==> flow/design.v <==
`default_nettype none
module spm #(parameter size = 32)(
    input wire              clk, 
    input wire              rst,
    input wire              clr,
    input wire              y,
    input wire [size-1:0]   x,
    output wire             p
);
    wire[size-1:1] pp;
    wire[size-1:0] xy;
    genvar i;
    CSADD csa0 (.clk(clk), .rst(rst), .clr(clr), .x(x[0]&y), .y(pp[1]), .sum(p));
    generate 
        for(i=1; i<size-1; i=i+1) begin
            CSADD csa (.clk(clk), .rst(rst), .clr(clr), .x(x[i]&y), .y(pp[i+1]), .sum(pp[i]));
        end 
    endgenerate
    TCMP tcmp (.clk(clk), .rst(rst), .clr(clr), .a(x[size-1]&y), .s(pp[size-1]));
endmodule
module CSADD(
    input wire  clk, 
    input wire  rst,
    input wire  clr,
    input wire  x, 
    input wire  y,
    output reg  sum
);
    reg sc;
    wire hsum1, hco1;
    assign hsum1 = y ^ sc;
    assign hco1 = y & sc;
    wire hsum2, hco2;
    assign hsum2 = x ^ hsum1;
    assign hco2 = x & hsum1;
    always @(posedge clk or posedge rst) begin
        if (rst) begin
            sum <= 1'b0;
            sc <= 1'b0;
        end
        else if (clr) begin
            sum <= 1'b0;
            sc <= 1'b0;
        end
        else begin
            sum <= hsum2;
            sc <= hco1 ^ hco2;
        end
    end
endmodule
module TCMP (
    input wire  clk, 
    input wire  rst,
    input wire  clr,
    input wire  a, 
    output reg  s
);
    reg z;
    always @(posedge clk or posedge rst) begin
        if (rst) begin
            s <= 1'b0;
            z <= 1'b0;
        end
        else if (clr) begin
            s <= 1'b0;
            z <= 1'b0;
        end
        else begin
            z <= a | z;
            s <= a ^ z;
        end
    end
endmodule
`default_nettype none
module mul32 (
    input wire          clk,
    input wire          rst,
    input wire          start,
    input wire  [31:0]  mc,
    input wire  [31:0]  mp,
    output reg  [63:0]  p,
    output wire         done
);
    wire        pw;
    reg [31:0]  Y;
    reg [7:0]   cnt, ncnt;
    reg [1:0]   state, nstate;
    localparam  IDLE=0, RUNNING=1, DONE=2;
    always @(posedge clk or posedge rst)
        if(rst)
            state  <= IDLE;
        else 
            state <= nstate;
    always @*
        case(state)
            IDLE    :   if(start) nstate = RUNNING; else nstate = IDLE;
            RUNNING :   if(cnt == 64) nstate = DONE; else nstate = RUNNING; 
            DONE    :   if(start) nstate = RUNNING; else nstate = DONE;
            default :   nstate = IDLE;
        endcase
    always @(posedge clk)
        cnt <= ncnt;
    always @*
        case(state)
            IDLE    :   ncnt = 0;
            RUNNING :   ncnt = cnt + 1;
            DONE    :   ncnt = 0;
            default :   ncnt = 0;
        endcase
    always @(posedge clk or posedge rst)
        if(rst)
            Y <= 32'b0;
        else if((start == 1'b1)) 
            Y <= mp;
        else if(state==RUNNING) 
            Y <= (Y >> 1);
    always @(posedge clk) 
        if(start)
            p <= 64'b0;
        else if(state==RUNNING)
            p <= {pw, p[63:1]};
    wire y = (state==RUNNING) ? Y[0] : 1'b0;
    spm #(.size(32)) spm32(
        .clk(clk),
        .rst(rst),
        .clr(start),
        .x(mc),
        .y(y),
        .p(pw)
    );
    assign done = (state == DONE);
endmodule
`default_nettype none
module user_proj_mul32 
(
    input wb_clk_i,
    input wb_rst_i,
    input wbs_stb_i,
    input wbs_cyc_i,
    input wbs_we_i,
    input [3:0] wbs_sel_i,
    input [31:0] wbs_dat_i,
    input [31:0] wbs_adr_i,
    output reg wbs_ack_o,
    output reg [31:0] wbs_dat_o,
    output [2:0] irq
);
    reg start;
    wire done;
    wire sys_clk;
    localparam MC_OFF = 8'h00, MP_OFF = 8'h04, P0_OFF = 8'h08, P1_OFF = 8'h0C;
    reg  [31:0]         MP, MC;
    wire [63:0]         P;
    wire                valid           = wbs_stb_i & wbs_cyc_i;
    wire                we              = wbs_we_i && valid;
    wire                re              = ~wbs_we_i && valid;
    wire [3:0]          byte_wr_en      = wbs_sel_i & {4{we}}; 
    wire                we_mp_reg       = we & (wbs_adr_i[7:0] == MP_OFF);
    wire                we_mc_reg       = we & (wbs_adr_i[7:0] == MC_OFF);
    wire                re_mp_reg       = re & (wbs_adr_i[7:0] == MP_OFF);
    wire                re_mc_reg       = re & (wbs_adr_i[7:0] == MC_OFF);
    wire                re_p0_reg       = re & (wbs_adr_i[7:0] == P0_OFF);
    wire                re_p1_reg       = re & (wbs_adr_i[7:0] == P1_OFF);
    assign sys_clk = wb_clk_i;
    always @(posedge sys_clk or posedge wb_rst_i) begin  
        if(wb_rst_i)
            MC <= 32'h0;
        else if(we_mc_reg)  
            MC <= wbs_dat_i;
    end
    always @(posedge sys_clk or posedge wb_rst_i) begin  
        if(wb_rst_i)
            MP <= 32'h0;
        else if(we_mp_reg) 
            MP <= wbs_dat_i;
    end 
    always @(posedge sys_clk or posedge wb_rst_i) begin  
        if(wb_rst_i)
            wbs_ack_o <= 0;
        else
        begin
            if ((we_mc_reg || we_mp_reg || (re_p0_reg && done) || (re_p1_reg && done)))
            begin
                wbs_ack_o <=1;
            end
            else 
                wbs_ack_o <=0; 
        end
    end
    always@(posedge sys_clk or posedge wb_rst_i) begin
        if(wb_rst_i)
            wbs_dat_o <= 32'hDEADBEEF;
        else
        begin
            if (re_p0_reg)
                wbs_dat_o <= P[31:0];
            else if (re_p1_reg)
                 wbs_dat_o <= P[63:32];
            else if (re_mp_reg)
                 wbs_dat_o <= MP;
            else if (re_mc_reg)
                 wbs_dat_o <= MC;
            else
               wbs_dat_o <= 32'hDEADBEEF; 
        end
    end
    always @(posedge sys_clk) 
        start <= (we_mp_reg && wbs_ack_o) ? 1'b1 : 1'b0;
    assign irq = 3'b000;	 
    mul32 mul (
        .clk(wb_clk_i),
        .rst(wb_rst_i),
        .start(start),
        .mc(MC),
        .mp(MP),
        .p(P),
        .done(done)
    );
endmodule
# Tool chain data of user_proj_mul32
# Module user_proj_mul32 before and after one edit of its RTL, step after step.
# Lines under "orig" count in the file above, lines under "edited" in the edited file.
# "delta" is "edited" less "orig", of the values as shown; "rel_change_pct" is that difference over "orig", in percent.
# Library cell names are shortened.
# The mark n/a stands for no value.
[design] top_module="user_proj_mul32" clk_port="wb_clk_i" cell_library="sky130hd" pvt_corner="tt_025C_1v80"

# Edit of the RTL
# Unified diff, file above to edited file.
# A script made this edit. It changes what the design does and was not meant as an optimisation.
# begin of diff
@@ -143,7 +143,9 @@
     input [31:0] wbs_adr_i,
     output reg wbs_ack_o,
-    output reg [31:0] wbs_dat_o,
+    output reg [31:0] wbs_dat_o_out,
     output [2:0] irq
 );
+    reg [31:0] wbs_dat_o;
+    always @(posedge wb_clk_i) wbs_dat_o_out <= wbs_dat_o;
     reg start;
     wire done;
# end of diff

# After elaboration
# Source: Yosys, flattened and elaborated, memories not mapped. Widths are those after wreduce. Registers that Yosys merges into a memory's read port (data or address) are not register bits. Print and check cells do not count. Equal cells are merged and count once.
[op_classes] item="shift" orig=0 edited=0 delta=0
[op_classes] item="reduce_logical" orig=11 edited=11 delta=0 rel_change_pct=0.00
[op_classes] item="bitwise" orig=197 edited=197 delta=0 rel_change_pct=0.00
[op_classes] item="mul" orig=0 edited=0 delta=0
[op_classes] item="eq_ne" orig=6 edited=6 delta=0 rel_change_pct=0.00
[op_classes] item="mux" orig=77 edited=77 delta=0 rel_change_pct=0.00
[op_classes] item="n_addsub" orig=1 edited=1 delta=0 rel_change_pct=0.00
[op_classes] item="div_mod_pow" orig=0 edited=0 delta=0
[op_classes] item="cmp" orig=0 edited=0 delta=0
[ops] cell="1-bit bitwise AND" orig=101 edited=101 delta=0 rel_change_pct=0.00
[ops] cell="1-bit bitwise XOR" orig=94 edited=94 delta=0 rel_change_pct=0.00
[ops] cell="1-bit 2-to-1 mux" orig=68 edited=68 delta=0 rel_change_pct=0.00
[ops] cell="32-bit 2-to-1 mux" orig=6 edited=6 delta=0 rel_change_pct=0.00
[ops] cell="1-bit logical AND" orig=5 edited=5 delta=0 rel_change_pct=0.00
[ops] cell="1-bit logical OR" orig=3 edited=3 delta=0 rel_change_pct=0.00
[ops] cell="8-bit by 4-bit equality test with 1-bit output with constant B" orig=2 edited=2 delta=0 rel_change_pct=0.00
[ops] cell="2-bit 2-to-1 mux" orig=2 edited=2 delta=0 rel_change_pct=0.00
[ops] cell="8-bit by 1-bit adder with 8-bit output with constant B" orig=1 edited=1 delta=0 rel_change_pct=0.00
[ops] cell="2-bit by 1-bit equality test with 1-bit output with constant B" orig=1 edited=1 delta=0 rel_change_pct=0.00
[ops] cell="2-bit equality test with constant B" orig=1 edited=1 delta=0 rel_change_pct=0.00
[ops] cell="8-bit by 3-bit equality test with 1-bit output with constant B" orig=1 edited=1 delta=0 rel_change_pct=0.00
[ops] cell="8-bit by 7-bit equality test with 1-bit output with constant B" orig=1 edited=1 delta=0 rel_change_pct=0.00
[ops] cell="2-bit logical NOT" orig=1 edited=1 delta=0 rel_change_pct=0.00
[ops] cell="8-bit logical NOT" orig=1 edited=1 delta=0 rel_change_pct=0.00
[ops] cell="1-bit NOT" orig=1 edited=1 delta=0 rel_change_pct=0.00
[ops] cell="1-bit OR" orig=1 edited=1 delta=0 rel_change_pct=0.00
[ops] cell="2-bit parallel mux with 3-bit select" orig=1 edited=1 delta=0 rel_change_pct=0.00
[ops] cell="2-bit nonzero test" orig=1 edited=1 delta=0 rel_change_pct=0.00
[word_totals] item="romBits" orig=0 edited=0 delta=0
[word_totals] item="ram_bits" orig=0 edited=0 delta=0
[word_totals] item="clocked_rd_ports_x_width" orig=0 edited=0 delta=0
[word_totals] item="latchBits" orig=0 edited=0 delta=0
[word_totals] item="output_inout_bits" orig=36 edited=36 delta=0 rel_change_pct=0.00
[word_totals] item="n_memories" orig=0 edited=0 delta=0
[word_totals] item="register_bits" orig=268 edited=300 delta=32 rel_change_pct=11.94

# Longest topological paths
# Longest topological path by Yosys (ltp), each cell counted once; first at word level (registers and memories cut), then after technology mapping (sequential cells cut; the memories' decode and read muxes count).
[logic_depth] item="ltp_word" orig=7 edited=7 delta=0 rel_change_pct=0.00
[logic_depth] item="ABC_AREA" orig="0" edited="0"
[logic_depth] item="depth_mapped" orig=6 edited=6 delta=0 rel_change_pct=0.00
[logic_depth] item="mapped_depth_nobuf" orig=5 edited=5 delta=0 rel_change_pct=0.00

# Mapped cells and area
# The flow's flattened synthesis, as Yosys stat reports it; memories are mapped. The netlist is that of the ABC_AREA named above (0 if unset); the other value can give another one.
[mapped] item="stdcells" orig=858 edited=889 delta=31 rel_change_pct=3.61
[mapped] item="ff_cells" orig=269 edited=301 delta=32 rel_change_pct=11.90
[mapped] item="sequential_area_um2" orig=6397.4 edited=7038.0 delta=640.6 rel_change_pct=10.01
[mapped] item="synth_area_um2" orig=11434.7 edited=12062.8 delta=628.1 rel_change_pct=5.49
[mapped] item="buf_cells" orig=60 edited=60 delta=0 rel_change_pct=0.00
[by_type] cell="dfxtp_1" orig=73 edited=105 delta=32 rel_change_pct=43.84
[by_type] cell="mux2_2" orig=31 edited=34 delta=3 rel_change_pct=9.68
[by_type] cell="mux2_1" orig=4 edited=1 delta=-3 rel_change_pct=-75.00
[by_type] cell="or4b_4" orig=2 edited=0 delta=-2 rel_change_pct=-100.00
[by_type] cell="clkbuf_1" orig=37 edited=38 delta=1 rel_change_pct=2.70
[by_type] cell="buf_1" orig=10 edited=9 delta=-1 rel_change_pct=-10.00
[by_type] cell="buf_2" orig=7 edited=6 delta=-1 rel_change_pct=-14.29
[by_type] cell="buf_4" orig=3 edited=4 delta=1 rel_change_pct=33.33
[by_type] cell="nand4bb_1" orig=1 edited=2 delta=1 rel_change_pct=100.00
[by_type] cell="or4b_2" orig=1 edited=0 delta=-1 rel_change_pct=-100.00
[by_type] cell="or4_4" orig=0 edited=1 delta=1
[by_type] cell="dfrtp_1" orig=171 edited=171 delta=0 rel_change_pct=0.00
[by_type] cell="mux2i_1" orig=95 edited=95 delta=0 rel_change_pct=0.00
[by_type] cell="nor2_1" orig=71 edited=71 delta=0 rel_change_pct=0.00
[by_type] cell="nor2b_1" orig=64 edited=64 delta=0 rel_change_pct=0.00
[by_type] cell="o21ai_0" orig=36 edited=36 delta=0 rel_change_pct=0.00
[by_type] cell="nand2_1" orig=33 edited=33 delta=0 rel_change_pct=0.00
[by_type] cell="mux4_2" orig=32 edited=32 delta=0 rel_change_pct=0.00
# The list need not be complete.
# By module: a second synthesis without flattening, with its own total; a netlist apart from the flattened one above.
[hier_totals] item="cells_unflattened" orig=884 edited=994 delta=110 rel_change_pct=12.44
[hier_totals] item="area_unflattened_um2" orig=11617.4 edited=12348.1 delta=730.7 rel_change_pct=6.29
# Each row is one instance without its submodules.
[by_module_orig] mod="user_proj_mul32" cells=261 area_um2=4444.3 instances=1
[by_module_orig] mod="mul32" cells=394 area_um2=4157.7 instances=1
[by_module_orig] mod="CSADD" cells=6 area_um2=86.3 instances=31
[by_module_orig] mod="spm (size=32)" cells=35 area_um2=255.2 instances=1
[by_module_orig] mod="TCMP" cells=8 area_um2=83.8 instances=1
[by_module_edited] mod="user_proj_mul32" cells=371 area_um2=5175.0 instances=1
[by_module_edited] mod="mul32" cells=394 area_um2=4157.7 instances=1
[by_module_edited] mod="CSADD" cells=6 area_um2=86.3 instances=31
[by_module_edited] mod="spm (size=32)" cells=35 area_um2=255.2 instances=1
[by_module_edited] mod="TCMP" cells=8 area_um2=83.8 instances=1

# Worst setup path after synthesis
# Path of least setup slack by OpenSTA after synthesis, without wires, with an ideal clock, recovery checks aside; 20% of the period is set as input and as output delay. Where synthesis merged equal registers, the netlist keeps one of their names.
[synth_timing] item="path_type" orig="input -> register" edited="input -> register"
[synth_timing] item="startpoint" orig="input port wbs_adr_i[5]" edited="input port wbs_adr_i[5]"
[synth_timing] item="endpoint" orig="register MP[10]" edited="register MP[10]"
[synth_timing] item="slack_ns" orig=6.228 edited=6.233 delta=0.005
[synth_timing] item="driving_pins" orig=5 edited=5 delta=0 rel_change_pct=0.00
[synth_timing] item="arrival_time_ns" orig=3.647 edited=3.642 delta=-0.005 rel_change_pct=-0.14
[synth_timing] item="launch_ns" orig=2.000 edited=2.000 delta=0.000 rel_change_pct=0.00
[synth_timing] item="required_ns" orig=9.875 edited=9.875 delta=0.000 rel_change_pct=0.00
[synth_timing] item="delay_ns" orig=1.772 edited=1.767 delta=-0.005 rel_change_pct=-0.28
[synth_timing] item="clock_period_ns" orig=10.0 edited=10.0 delta=0.0 rel_change_pct=0.00
[synth_timing] item="synth_period_reached_ns" orig=3.772 edited=3.767 delta=-0.005 rel_change_pct=-0.13
# "delay_ns" is the arrival time less input delay plus setup time.
# "driving_pins" counts driving pins, that of a launching flip-flop among them; a cell with two outputs on the path counts twice.
# "synth_period_reached_ns" = period - worst setup slack (recovery checks aside). The figure is calculated, with input and output delays left at 20% of the set period.
# The rows between start and end are the longest chain of elaborated cells between them; the timing report does not say that the signal goes this way. Where chains are equally long, one stands for them.
# Each line given opens the expression or statement behind the cell; cells for indexed reads and writes are added by Yosys, which also makes memories of some case tables.
[synth_between_orig] cell_sequence="or4b_4 > or4_1 > buf_2 > buf_6 > mux2_4" elab_chain_cells=2 cells_between=2 classes_between="eq/ne (1); logic (1)"
[synth_lines_orig] item="start, declared" line=143 text="input [31:0] wbs_adr_i,"
[synth_lines_orig] item="8-bit by 3-bit equality test with 1-bit output" line=158 text="wire                we_mp_reg       = we & (wbs_adr_i[7:0] == MP_OFF);"
[synth_lines_orig] item="1-bit bitwise AND" line=158
[synth_lines_orig] item="end, assigned" line=173 text="MP <= 32'h0;"
[synth_lines_orig] item="end, assigned" line=175 text="MP <= wbs_dat_i;"
[synth_lines_orig] item="end, declared" line=152 text="reg  [31:0]         MP, MC;"
[synth_between_edited] cell_sequence="or4_4 > or4_1 > buf_4 > buf_6 > mux2_4" elab_chain_cells=2 cells_between=2 classes_between="eq/ne (1); logic (1)"
[synth_lines_edited] item="start, declared" line=143 text="input [31:0] wbs_adr_i,"
[synth_lines_edited] item="8-bit by 3-bit equality test with 1-bit output" line=160 text="wire                we_mp_reg       = we & (wbs_adr_i[7:0] == MP_OFF);"
[synth_lines_edited] item="1-bit bitwise AND" line=160
[synth_lines_edited] item="end, assigned" line=175 text="MP <= 32'h0;"
[synth_lines_edited] item="end, assigned" line=177 text="MP <= wbs_dat_i;"
[synth_lines_edited] item="end, declared" line=154 text="reg  [31:0]         MP, MC;"

# Timing after layout
# From the final timing report of each run of set A: the path of least setup slack in the routed layout; clock arrival at registers is part of the times.
[layout_timing] item="path_type" orig="input -> register" edited="input -> register"
[layout_timing] item="startpoint" orig="input port wbs_adr_i[1]" edited="input port wbs_adr_i[5]"
[layout_timing] item="endpoint" orig="register MP[29]" edited="register MP[6]"
[layout_timing] item="slack_ns" orig=1.64 edited=1.63 delta=-0.01
[layout_timing] item="driving_pins" orig=5 edited=5 delta=0 rel_change_pct=0.00
[layout_timing] item="clock_period_ns" orig=4.5 edited=4.5 delta=0.0 rel_change_pct=0.00
[layout_timing] item="launch_ns" orig=0.90 edited=0.90 delta=0.00 rel_change_pct=0.00
[layout_timing] item="required_ns" orig=4.91 edited=4.93 delta=0.02 rel_change_pct=0.41
[layout_timing] item="arrival_time_ns" orig=3.27 edited=3.30 delta=0.03 rel_change_pct=0.92
# The rows between start and end are the longest chain of elaborated cells between them; the timing report does not say that the signal goes this way. Where chains are equally long, one stands for them.
[layout_between_orig] cell_sequence="clkdlybuf4s50_1 > or4b_4 > or4_2 > buf_4 > mux2_1" elab_chain_cells=2 cells_between=2 classes_between="eq/ne (1); logic (1)"
[layout_lines_orig] item="start, declared" line=143 text="input [31:0] wbs_adr_i,"
[layout_lines_orig] item="8-bit by 3-bit equality test with 1-bit output" line=158 text="wire                we_mp_reg       = we & (wbs_adr_i[7:0] == MP_OFF);"
[layout_lines_orig] item="1-bit bitwise AND" line=158
[layout_lines_orig] item="end, assigned" line=173 text="MP <= 32'h0;"
[layout_lines_orig] item="end, assigned" line=175 text="MP <= wbs_dat_i;"
[layout_lines_orig] item="end, declared" line=152 text="reg  [31:0]         MP, MC;"
[layout_between_edited] cell_sequence="clkdlybuf4s50_1 > or4_4 > or4_2 > buf_4 > mux2_4" elab_chain_cells=2 cells_between=2 classes_between="eq/ne (1); logic (1)"
[layout_lines_edited] item="start, declared" line=143 text="input [31:0] wbs_adr_i,"
[layout_lines_edited] item="8-bit by 3-bit equality test with 1-bit output" line=160 text="wire                we_mp_reg       = we & (wbs_adr_i[7:0] == MP_OFF);"
[layout_lines_edited] item="1-bit bitwise AND" line=160
[layout_lines_edited] item="end, assigned" line=175 text="MP <= 32'h0;"
[layout_lines_edited] item="end, assigned" line=177 text="MP <= wbs_dat_i;"
[layout_lines_edited] item="end, declared" line=154 text="reg  [31:0]         MP, MC;"

# Layout results
# Both versions went through the flow (Yosys, OpenROAD) with the same settings in each pair. Constraints: input delay and output delay 20% of the set period each, output load 0.01 pF.
[flow_settings_set_A] CORE_UTILIZATION=40 period_ns=4.5 CAP_MARGIN=20 CORE_MARGIN=2 SLEW_MARGIN=20
[results_set_A] item="final_cell_area_um2" orig=13576.8 edited=14316.2 delta=739.4 rel_change_pct=5.45
[results_set_A] item="setup_worst_slack_ns" orig=1.640 edited=1.627 delta=-0.013
[results_set_A] item="total_power_uw" orig=4985 edited=5495 delta=510 rel_change_pct=10.23
[results_set_A] item="dieArea_um2" orig=29955.0 edited=31561.3 delta=1606.3 rel_change_pct=5.36
[results_set_A] item="util_pct" orig=48.6 edited=48.3 delta=-0.3
[results_set_A] item="achieved_period_ns" orig=2.860 edited=2.873 delta=0.013 rel_change_pct=0.45
[results_set_A] item="synthArea_um2" orig=11434.7 edited=12062.8 delta=628.1 rel_change_pct=5.49
[flow_settings_set_B] CELL_PAD_IN_SITES_GLOBAL_PLACEMENT=1 CORE_UTILIZATION=26 CTS_CLUSTER_DIAMETER=35 PLACE_DENSITY=0.45 period_ns=6.8 CAP_MARGIN=20 CORE_MARGIN=2 SLEW_MARGIN=20
[results_set_B] item="final_cell_area_um2" orig=15243.4 edited=16131.7 delta=888.3 rel_change_pct=5.83
[results_set_B] item="setup_worst_slack_ns" orig=3.135 edited=3.448 delta=0.313
[results_set_B] item="total_power_uw" orig=5094 edited=5636 delta=542 rel_change_pct=10.64
[results_set_B] item="dieArea_um2" orig=45674.1 edited=48134.2 delta=2460.1 rel_change_pct=5.39
[results_set_B] item="util_pct" orig=35.2 edited=35.4 delta=0.2
[results_set_B] item="achieved_period_ns" orig=3.665 edited=3.352 delta=-0.313 rel_change_pct=-8.54
[results_set_B] item="synthArea_um2" orig=11434.7 edited=12062.8 delta=628.1 rel_change_pct=5.49
# "achieved_period_ns" means the clock period less the worst setup slack. The figure is calculated, with input and output delays left at 20% of the set period.
# "total_power_uw" is the tool's figure for a default switching activity; nothing was simulated.
